==> flow/design.v <==
module PE
#(parameter DATA_WIDTH=8)
(
    clk,
    rst_n,
    en_din,
    en_win,
    data_in,
    weights_in,
    data_out,
    ready
);
input clk,rst_n;
input en_din,en_win;
input [DATA_WIDTH-1:0] data_in,weights_in;
output [2*DATA_WIDTH-1:0] data_out;   
output ready;  
wire en;
assign en = en_din & en_win;
reg [4:0] cnt;
always@(posedge clk or negedge rst_n)
begin
    if(!rst_n)
        cnt <= 'd0;
    else if(en)
    begin
        if(cnt == 27)  
            cnt <= 'd0;
        else 
            cnt <= cnt + 1'b1;
    end
    else
        cnt <= 'd0;
end
reg [2*DATA_WIDTH-1:0] sum;
always@(posedge clk or negedge rst_n)
begin
    if(!rst_n)
        sum <= 'd0;
    else if(en)
        begin
            if(cnt == 27)  
                sum <= 'd0; 
            else
                sum <= data_in * weights_in + sum;
        end
end
reg ready;
reg [2*DATA_WIDTH-1:0] data_out;
always@(posedge clk or negedge rst_n)
begin
    if(!rst_n)
    begin
        ready <= 1'b0;
        data_out <= 'd0;
    end
    else if(cnt == 27)
    begin
        ready <= 1'b1;
        data_out <= sum;
    end
    else
        ready <= 1'b0;        
end
endmodule
module input_bus
#(parameter BUS_WIDTH=8)  
(
    clk,
    rst_n,
    data,
    en,              
    data_l0,
    data_l1,
    data_l2,
    en_l0,
    en_l1,
    en_l2
);
input clk,rst_n; 
input en;                            
input [BUS_WIDTH-1:0] data;          
output en_l0,en_l1,en_l2;                            
output [BUS_WIDTH-1:0] data_l0,data_l1,data_l2;      
reg en_l0,en_l1,en_l2;
reg [BUS_WIDTH-1:0] data_l0,data_l1,data_l2;
always@(posedge clk or negedge rst_n)
begin
    if(!rst_n)
    begin
        en_l0 <= 1'b0;
        en_l1 <= 1'b0;
        en_l2 <= 1'b0;
        data_l0 <= 'd0;
        data_l1 <= 'd0;
        data_l2 <= 'd0;
    end
    else
    begin
        en_l0 <= en;
        en_l1 <= en_l0;
        en_l2 <= en_l1;
        data_l0 <= data;
        data_l1 <= data_l0;
        data_l2 <= data_l1;
    end
end
endmodule
module obuffer
#(
parameter DATA_WIDTH=8,  
parameter MEM_DATA_WIDTH=9,    
parameter MEM_ADDR_WIDTH=4    
)  
(
    clk,
    rst_n,
    p0_ready,
    p1_ready,
    p2_ready,
    p0_din,
    p1_din,
    p2_din,
    empty,
    full,
    rd_en,
    data_rdout,
    errout
);
input clk,rst_n;
input p0_ready,p1_ready,p2_ready;
input [2*DATA_WIDTH-1:0] p0_din,p1_din,p2_din;
input rd_en;
output empty,full;
output [2*DATA_WIDTH-1:0] data_rdout;
output errout;  
reg [2*DATA_WIDTH-1:0] mem[MEM_DATA_WIDTH-1:0];
reg [MEM_ADDR_WIDTH:0] wr_ptr, rd_ptr;
wire [MEM_ADDR_WIDTH-1:0] wr_addr,rd_addr;
assign wr_addr[MEM_ADDR_WIDTH-1:0] = wr_ptr[MEM_ADDR_WIDTH-1:0];
assign rd_addr[MEM_ADDR_WIDTH-1:0] = rd_ptr[MEM_ADDR_WIDTH-1:0];
always@(posedge clk or negedge rst_n)
begin
    if(!rst_n)
        wr_ptr <= 'd0;
    else if(!full & (p0_ready | p1_ready | p2_ready))
    begin
        if(wr_ptr[MEM_ADDR_WIDTH-1:0] == MEM_DATA_WIDTH-1)
            wr_ptr <= {~wr_ptr[MEM_ADDR_WIDTH],4'b0000};
        else 
            wr_ptr <= wr_ptr + 1'b1;
    end
end
always@(posedge clk or negedge rst_n)
begin
    if(!rst_n)
        rd_ptr <= 'd0;
    else if(!empty & rd_en)
    begin
        if(rd_ptr[MEM_ADDR_WIDTH-1:0] == MEM_DATA_WIDTH-1)
            rd_ptr <= {~rd_ptr[MEM_ADDR_WIDTH],4'b0000};
        else 
            rd_ptr <= rd_ptr + 1'b1;
    end
end
reg errout;
always@(posedge clk or negedge rst_n)
begin
    if(!rst_n)
        errout <= 1'b0;
    else if(!full & (p0_ready | p1_ready | p2_ready))
    begin
        case({p0_ready,p1_ready,p2_ready})
        3'b000:
            mem[wr_addr] <= mem[wr_addr];
        3'b100:
            mem[wr_addr] <= p0_din;
        3'b010:
            mem[wr_addr] <= p1_din;
        3'b001:
            mem[wr_addr] <= p2_din;
        default:
            errout <= 1'b1;
        endcase
    end
end
reg [2*DATA_WIDTH-1:0] data_rdout;
always@(posedge clk or negedge rst_n)
begin
    if(!rst_n)
        data_rdout <= 'd0;
    else if(!empty & rd_en)
        data_rdout <= mem[rd_addr];
end
assign full = (wr_ptr=={~rd_ptr[MEM_ADDR_WIDTH],rd_ptr[MEM_ADDR_WIDTH-1:0]});
assign empty = (wr_ptr==rd_ptr);
endmodule
module top(
    clk,
    rst_n,
    ifm0,
    ifm1,
    ifm2,
    ifm0_en,
    ifm1_en,
    ifm2_en,
    w0,
    w1,
    w2,
    w0_en,
    w1_en,
    w2_en,
    obf0_rd_en,
    obf1_rd_en,
    obf2_rd_en,
    obf0_empty,
    obf1_empty,
    obf2_empty,
    obf0_full,
    obf1_full,
    obf2_full,
    obf0_err,
    obf1_err,
    obf2_err,
    obf0_out,
    obf1_out,
    obf2_out
);
parameter DATA_WIDTH=8;
input clk,rst_n;
input ifm0_en,ifm1_en,ifm2_en;
input w0_en,w1_en,w2_en;
input [DATA_WIDTH-1:0] ifm0,ifm1,ifm2;
input [DATA_WIDTH-1:0] w0,w1,w2;
input obf0_rd_en,obf1_rd_en,obf2_rd_en;
output obf0_empty,obf1_empty,obf2_empty;
output obf0_full,obf1_full,obf2_full;
output obf0_err,obf1_err,obf2_err;
output [2*DATA_WIDTH-1:0] obf0_out,obf1_out,obf2_out;
wire [DATA_WIDTH-1:0] ifm0_l0,ifm0_l1,ifm0_l2;
wire ifm0_en0,ifm0_en1,ifm0_en2;
input_bus ifm_bus0(
    .clk(clk),
    .rst_n(rst_n),
    .data(ifm0),
    .en(ifm0_en),             
    .data_l0(ifm0_l0),
    .data_l1(ifm0_l1),
    .data_l2(ifm0_l2),
    .en_l0(ifm0_en0),
    .en_l1(ifm0_en1),
    .en_l2(ifm0_en2)
);
wire [DATA_WIDTH-1:0] ifm1_l0,ifm1_l1,ifm1_l2;
wire ifm1_en0,ifm1_en1,ifm1_en2;
input_bus ifm_bus1(
    .clk(clk),
    .rst_n(rst_n),
    .data(ifm1),
    .en(ifm1_en),             
    .data_l0(ifm1_l0),
    .data_l1(ifm1_l1),
    .data_l2(ifm1_l2),
    .en_l0(ifm1_en0),
    .en_l1(ifm1_en1),
    .en_l2(ifm1_en2)
);
wire [DATA_WIDTH-1:0] ifm2_l0,ifm2_l1,ifm2_l2;
wire ifm2_en0,ifm2_en1,ifm2_en2;
input_bus ifm_bus2(
    .clk(clk),
    .rst_n(rst_n),
    .data(ifm2),
    .en(ifm2_en),             
    .data_l0(ifm2_l0),
    .data_l1(ifm2_l1),
    .data_l2(ifm2_l2),
    .en_l0(ifm2_en0),
    .en_l1(ifm2_en1),
    .en_l2(ifm2_en2)
);
wire [DATA_WIDTH-1:0] w0_l0,w0_l1,w0_l2;
wire w0_en0,w0_en1,w0_en2;
input_bus w_bus0(
    .clk(clk),
    .rst_n(rst_n),
    .data(w0),
    .en(w0_en),             
    .data_l0(w0_l0),
    .data_l1(w0_l1),
    .data_l2(w0_l2),
    .en_l0(w0_en0),
    .en_l1(w0_en1),
    .en_l2(w0_en2)
);
wire [DATA_WIDTH-1:0] w1_l0,w1_l1,w1_l2;
wire w1_en0,w1_en1,w1_en2;
input_bus w_bus1(
    .clk(clk),
    .rst_n(rst_n),
    .data(w1),
    .en(w1_en),             
    .data_l0(w1_l0),
    .data_l1(w1_l1),
    .data_l2(w1_l2),
    .en_l0(w1_en0),
    .en_l1(w1_en1),
    .en_l2(w1_en2)
);
wire [DATA_WIDTH-1:0] w2_l0,w2_l1,w2_l2;
wire w2_en0,w2_en1,w2_en2;
input_bus w_bus2(
    .clk(clk),
    .rst_n(rst_n),
    .data(w2),
    .en(w2_en),             
    .data_l0(w2_l0),
    .data_l1(w2_l1),
    .data_l2(w2_l2),
    .en_l0(w2_en0),
    .en_l1(w2_en1),
    .en_l2(w2_en2)
);
wire [2*DATA_WIDTH-1:0] pe00_out,pe01_out,pe02_out,pe10_out,pe11_out,pe12_out,pe20_out,pe21_out,pe22_out;
wire pe00_rdy,pe01_rdy,pe02_rdy,pe10_rdy,pe11_rdy,pe12_rdy,pe20_rdy,pe21_rdy,pe22_rdy;
PE pe00(
    .clk(clk),
    .rst_n(rst_n),
    .en_din(ifm0_en0),
    .en_win(w0_en0),
    .data_in(ifm0_l0),
    .weights_in(w0_l0),
    .data_out(pe00_out),
    .ready(pe00_rdy)
);
PE pe01(
    .clk(clk),
    .rst_n(rst_n),
    .en_din(ifm0_en1),
    .en_win(w1_en0),
    .data_in(ifm0_l1),
    .weights_in(w1_l0),
    .data_out(pe01_out),
    .ready(pe01_rdy)
);
PE pe02(
    .clk(clk),
    .rst_n(rst_n),
    .en_din(ifm0_en2),
    .en_win(w2_en0),
    .data_in(ifm0_l2),
    .weights_in(w2_l0),
    .data_out(pe02_out),
    .ready(pe02_rdy)
);
PE pe10(
    .clk(clk),
    .rst_n(rst_n),
    .en_din(ifm1_en0),
    .en_win(w0_en1),
    .data_in(ifm1_l0),
    .weights_in(w0_l1),
    .data_out(pe10_out),
    .ready(pe10_rdy)
);
PE pe11(
    .clk(clk),
    .rst_n(rst_n),
    .en_din(ifm1_en1),
    .en_win(w1_en1),
    .data_in(ifm1_l1),
    .weights_in(w1_l1),
    .data_out(pe11_out),
    .ready(pe11_rdy)
);
PE pe12(
    .clk(clk),
    .rst_n(rst_n),
    .en_din(ifm1_en2),
    .en_win(w2_en1),
    .data_in(ifm1_l2),
    .weights_in(w2_l1),
    .data_out(pe12_out),
    .ready(pe12_rdy)
);
PE pe20(
    .clk(clk),
    .rst_n(rst_n),
    .en_din(ifm2_en0),
    .en_win(w0_en2),
    .data_in(ifm2_l0),
    .weights_in(w0_l2),
    .data_out(pe20_out),
    .ready(pe20_rdy)
);
PE pe21(
    .clk(clk),
    .rst_n(rst_n),
    .en_din(ifm2_en1),
    .en_win(w1_en2),
    .data_in(ifm2_l1),
    .weights_in(w1_l2),
    .data_out(pe21_out),
    .ready(pe21_rdy)
);
PE pe22(
    .clk(clk),
    .rst_n(rst_n),
    .en_din(ifm2_en2),
    .en_win(w2_en2),
    .data_in(ifm2_l2),
    .weights_in(w2_l2),
    .data_out(pe22_out),
    .ready(pe22_rdy)
);
obuffer obf0(
    .clk(clk),
    .rst_n(rst_n),
    .p0_ready(pe00_rdy),
    .p1_ready(pe10_rdy),
    .p2_ready(pe20_rdy),
    .p0_din(pe00_out),
    .p1_din(pe10_out),
    .p2_din(pe20_out),
    .empty(obf0_empty),
    .full(obf0_full),
    .rd_en(obf0_rd_en),
    .data_rdout(obf0_out),
    .errout(obf0_err)
);
obuffer obf1(
    .clk(clk),
    .rst_n(rst_n),
    .p0_ready(pe01_rdy),
    .p1_ready(pe11_rdy),
    .p2_ready(pe21_rdy),
    .p0_din(pe01_out),
    .p1_din(pe11_out),
    .p2_din(pe21_out),
    .empty(obf1_empty),
    .full(obf1_full),
    .rd_en(obf1_rd_en),
    .data_rdout(obf1_out),
    .errout(obf1_err)
);
obuffer obf2(
    .clk(clk),
    .rst_n(rst_n),
    .p0_ready(pe02_rdy),
    .p1_ready(pe12_rdy),
    .p2_ready(pe22_rdy),
    .p0_din(pe02_out),
    .p1_din(pe12_out),
    .p2_din(pe22_out),
    .empty(obf2_empty),
    .full(obf2_full),
    .rd_en(obf2_rd_en),
    .data_rdout(obf2_out),
    .errout(obf2_err)
);
endmodule
--- tool output ---
From RTL to reports: top
Each step is given for the RTL above and for the edited RTL.
Lines under "original" count in the file above, lines under "edited" in the edited file.
"change": "edited" minus "original" as printed here.
Cell names lack the library's common part.
Not given: -

inputs
  top module = top
  clock port = clk
  standard-cell library = sky130hd
  library corner = tt_025C_1v80

Diff
Unified diff, file above to edited file.
This change comes from a script, not from a designer. The edited design behaves differently; no optimisation was intended.

begin of diff
@@ -80,5 +80,5 @@
 input clk,rst_n; 
 input en;                            
-input [BUS_WIDTH-1:0] data;          
+input [BUS_WIDTH/2-1:0] data;          
 output en_l0,en_l1,en_l2;                            
 output [BUS_WIDTH-1:0] data_l0,data_l1,data_l2;      
end of diff

Word-level counts
Yosys after proc, flatten, opt, wreduce and memory -nomap, before mapping. Print and check cells are not counted.

storage and ports
  item                             original  edited  change
  register bits                    1017      945     -72
  latch bits                       0         0       0
  memory bits (writable)           0         0       0
  ROM bits                         0         0       0
  word width x clocked read ports  0         0       0
  memories kept                    0         0       0
  elaborated cells                 588       588     0

cells by class
  item                              original  edited  change
  $add $sub $neg                    24        24      0
  $mul                              9         9       0
  divide/modulo/power cells         0         0       0
  order comparisons                 0         0       0
  equality and inequality tests     180       180     0
  shifts and indexed selects        0         0       0
  muxes and demuxes                 183       183     0
  bitwise gates (word level)        30        30      0
  reductions and logical operators  51        51      0

operator list
  cell                                          original  edited  change
  8-bit by 8-bit multiplier with 16-bit output  9         0       -9
  4-bit by 4-bit multiplier with 8-bit output   0         9       +9

Unchanged operator kinds not shown: 28.

Depth
Longest topological path by Yosys (ltp), each cell counted once; first at word level (registers and memories cut), then after technology mapping (sequential cells cut; the memories' decode and read muxes count).

logic depth
  item              original  edited  change
  word-level depth  5         5       0
  ABC_AREA          0         0       -
  mapped depth      18        17      -1

Synthesis result
Yosys stat after the flow's synthesis: flattened, memories mapped to cells. It holds for the ABC_AREA given above (unset counts as 0); a run with the other value may have another netlist.

cell types
  type      original  edited  change
  inv_1     921       99      -822
  fa_1      450       45      -405
  o21ai_0   296       89      -207
  and2_1    328       150     -178
  nand2_1   912       770     -142
  o21ai_1   2         132     +130
  a21oi_1   162       285     +123
  ha_1      348       231     -117
  dfrtp_1   585       513     -72
  clkbuf_1  208       160     -48
  xor2_1    43        78      +35
  a222oi_1  108       79      -29
  nand3_1   59        85      +26
  a211oi_1  46        20      -26
  nor2_1    200       176     -24
  nor3_1    38        15      -23
  a31oi_1   32        55      +23
  buf_2     27        50      +23

Unchanged cell types not shown: 5.
The list need not be complete.

mapped netlist
  item                     original  edited   change
  cells in the netlist     6070      4308     -1762
  chip area (Yosys) (um2)  63318.2   46988.8  -16329.4
  flip-flops               1017      945      -72
  buffers                  263       231      -32

The figures by module come from a second, unflattened synthesis with its own total; it is not the netlist above.

unflattened totals
  item                                     original  edited   change
  cell total of the unflattened synthesis  6231      6255     +24
  area (unflattened synthesis) (um2)       65061.1   63285.7  -1775.4

Rows give one instance, submodules left out.

by module, original
  module     instances  cells  area (um2)  seq. area (um2)
  PE         9          445    3987.6      950.9
  obuffer    3          688    8373.0      4999.8
  input_bus  6          27     675.6       675.6
  top        1          0      0.0         0.0

by module, edited
  module     instances  cells  area (um2)  seq. area (um2)
  PE         9          443    3921.3      950.9
  obuffer    3          700    8393.0      4999.8
  input_bus  6          28     469.2       375.4
  top        1          0      0.0         0.0

Timing after synthesis
Path of least setup slack by OpenSTA after synthesis, without wires, with an ideal clock, recovery checks aside; 20% of the period is set as input and as output delay. Where synthesis merged equal registers, the netlist keeps one of their names.

timing post-synthesis
  item                                 original                      edited                        change
  path kind                            reg2reg                       reg2reg                       -
  start point                          register ifm_bus1.data_l0[5]  register ifm_bus2.data_l0[2]  -
  end point                            register pe10.sum[15]         register pe20.sum[12]         -
  clock period (ps)                    5000                          5000                          0
  arrival (ps)                         4256                          3696                          -560
  path slack (ps)                      623                           1227                          +604
  path delay (ps)                      4378                          3774                          -604
  stages                               16                            18                            +2
  period reached after synthesis (ps)  4377                          3773                          -604

"path delay" is the arrival time less input delay plus setup time.
"stages": output pins that drive a net of the path, with the launching flip-flop's if there is one; two outputs of one cell count as two.
"period reached after synthesis" is the clock period less the worst setup slack; recovery checks do not enter. This is arithmetic on one report: input and output delays are still those of the set period (20% each).
The rows between start and end are the longest chain of elaborated cells between them; the timing report does not say that the signal goes this way. Where chains are equally long, one stands for them.
Each line given opens the expression or statement behind the cell; cells for indexed reads and writes are added by Yosys, which also makes memories of some case tables.
At most two assigning lines are given for a register; there are more.

on the way, post-synthesis, original
  cells stage by stage = dfrtp_1 clkbuf_1 and2_1 fa_1 fa_1 fa_1 inv_1 fa_1 inv_1 ha_1 a21o_1 a21o_1 a211oi_1 nor2_1 or4_1 a32o_1
  cells in the longest elaborated chain = 3

ends and longest elaborated chain, post-synthesis, original
  item                                          line  RTL
  from (decl)                                   84    output [BUS_WIDTH-1:0] data_l0,data_l1,data_l2;
  from (assign)                                 94    data_l0 <= 'd0;
  from (assign)                                 103   data_l0 <= data;
  8-bit by 8-bit multiplier with 16-bit output  45    sum <= data_in * weights_in + sum;
  16-bit adder                                  45
  16-bit two-way mux                            42    if(cnt == 27)
  to (assign)                                   43    sum <= 'd0;
  to (assign)                                   45
  to (decl)                                     35    reg [2*DATA_WIDTH-1:0] sum;

on the way, post-synthesis, edited
  cells stage by stage = dfrtp_1 nand2_1 fa_1 inv_1 fa_1 ha_1 a21o_1 a21oi_1 o21bai_1 a21oi_1 xnor2_1 ha_1 a21oi_1 nand2_1 inv_1 and2_1 or4_1 a21oi_1
  cells in the longest elaborated chain = 3

ends and longest elaborated chain, post-synthesis, edited
  item                                         line  RTL
  from (decl)                                  84    output [BUS_WIDTH-1:0] data_l0,data_l1,data_l2;
  from (assign)                                94    data_l0 <= 'd0;
  from (assign)                                103   data_l0 <= data;
  4-bit by 4-bit multiplier with 8-bit output  45    sum <= data_in * weights_in + sum;
  16-bit adder                                 45
  16-bit two-way mux                           42    if(cnt == 27)
  to (assign)                                  43    sum <= 'd0;
  to (assign)                                  45
  to (decl)                                    35    reg [2*DATA_WIDTH-1:0] sum;

Timing after layout
From the final timing report of each run of set A: the path of least setup slack in the routed layout; clock arrival at registers is part of the times.
The path's times are printed in steps of 10 ps; the period is the one set.

timing after layout
  item               original                      edited                        change
  path kind          reg2reg                       reg2reg                       -
  start point        register ifm_bus0.data_l0[5]  register ifm_bus1.data_l0[1]  -
  end point          register pe00.sum[14]         register pe10.sum[15]         -
  clock period (ps)  4790                          4790                          0
  arrival (ps)       5250                          4780                          -470
  path slack (ps)    210                           540                           +330
  stages             16                            17                            +1

The rows between start and end are the longest chain of elaborated cells between them; the timing report does not say that the signal goes this way. Where chains are equally long, one stands for them.
At most two assigning lines are given for a register; there are more.

on the way, after layout, original
  cells stage by stage = dfrtp_1 nand2_1 fa_1 inv_1 fa_1 fa_1 inv_1 fa_1 inv_1 ha_1 a21o_1 a21o_1 a21o_1 a221o_1 a211o_1 o211ai_1
  cells in the longest elaborated chain = 3

ends and longest elaborated chain, after layout, original
  item                                          line  RTL
  from (decl)                                   84    output [BUS_WIDTH-1:0] data_l0,data_l1,data_l2;
  from (assign)                                 94    data_l0 <= 'd0;
  from (assign)                                 103   data_l0 <= data;
  8-bit by 8-bit multiplier with 16-bit output  45    sum <= data_in * weights_in + sum;
  16-bit adder                                  45
  16-bit two-way mux                            42    if(cnt == 27)
  to (assign)                                   43    sum <= 'd0;
  to (assign)                                   45
  to (decl)                                     35    reg [2*DATA_WIDTH-1:0] sum;

on the way, after layout, edited
  cells stage by stage = dfrtp_1 nand2_1 fa_1 inv_1 fa_1 ha_1 a21o_1 a21oi_1 o21bai_1 a21oi_1 xnor2_1 ha_1 and3_1 a221o_1 nand4_1 xor2_1 a21oi_1
  cells in the longest elaborated chain = 3

ends and longest elaborated chain, after layout, edited
  item                                         line  RTL
  from (decl)                                  84    output [BUS_WIDTH-1:0] data_l0,data_l1,data_l2;
  from (assign)                                94    data_l0 <= 'd0;
  from (assign)                                103   data_l0 <= data;
  4-bit by 4-bit multiplier with 8-bit output  45    sum <= data_in * weights_in + sum;
  16-bit adder                                 45
  16-bit two-way mux                           42    if(cnt == 27)
  to (assign)                                  43    sum <= 'd0;
  to (assign)                                  45
  to (decl)                                    35    reg [2*DATA_WIDTH-1:0] sum;

Layout results
Runs of the flow (Yosys, OpenROAD) on both versions; the two runs of a pair have the same settings. The constraints put input and output delay at 20% of the set period each and load the outputs with 0.01 pF.

flow settings, set A
  CORE_UTILIZATION = 40
  PLACE_DENSITY = 0.6
  period_ns = 4.79
  CAP_MARGIN = 20
  CORE_MARGIN = 2
  SLEW_MARGIN = 20

measured results, set A
  item                                                     original  edited    change
  netlist area reported by Yosys (um2)                     63318.2   46988.8   -16329.4
  area of the die (um2)                                    161495.0  120229.0  -41266.0
  area of the standard cells in the finished layout (um2)  71115.7   53383.7   -17732.0
  utilization (%)                                          45.1      45.9      +0.8
  worst setup slack after layout (ps)                      208       539       +331
  final setup TNS (ps)                                     0         0         0
  overall power (uW)                                       36880     25753     -11127
  achieved clock period (ps)                               4582      4251      -331

flow settings, set B
  CAP_MARGIN = 5
  CELL_PAD_IN_SITES_GLOBAL_PLACEMENT = 0
  CORE_UTILIZATION = 44
  CTS_CLUSTER_DIAMETER = 118
  CTS_CLUSTER_SIZE = 64
  PLACE_DENSITY_LB_ADDON = 0.07
  SETUP_SLACK_MARGIN = 0.27
  period_ns = 3.99
  CORE_MARGIN = 2
  SLEW_MARGIN = 20

measured results, set B
  item                                                     original  edited    change
  netlist area reported by Yosys (um2)                     63318.2   46988.8   -16329.4
  area of the die (um2)                                    146957.0  109422.0  -37535.0
  area of the standard cells in the finished layout (um2)  75961.6   53989.3   -21972.3
  utilization (%)                                          53.0      51.1      -1.9
  worst setup slack after layout (ps)                      -359      41        +400
  final setup TNS (ps)                                     -9324     0         +9324
  lowest hold slack (ps)                                   468       407       -61
  overall power (uW)                                       51875     28109     -23766
  achieved clock period (ps)                               4349      3949      -400

By "achieved clock period" is meant the clock period of the run minus its worst setup slack. This is arithmetic on one report: input and output delays are still those of the set period (20% each).
"overall power": no workload was simulated; the value follows from the tool's default switching activity.
--- end ---
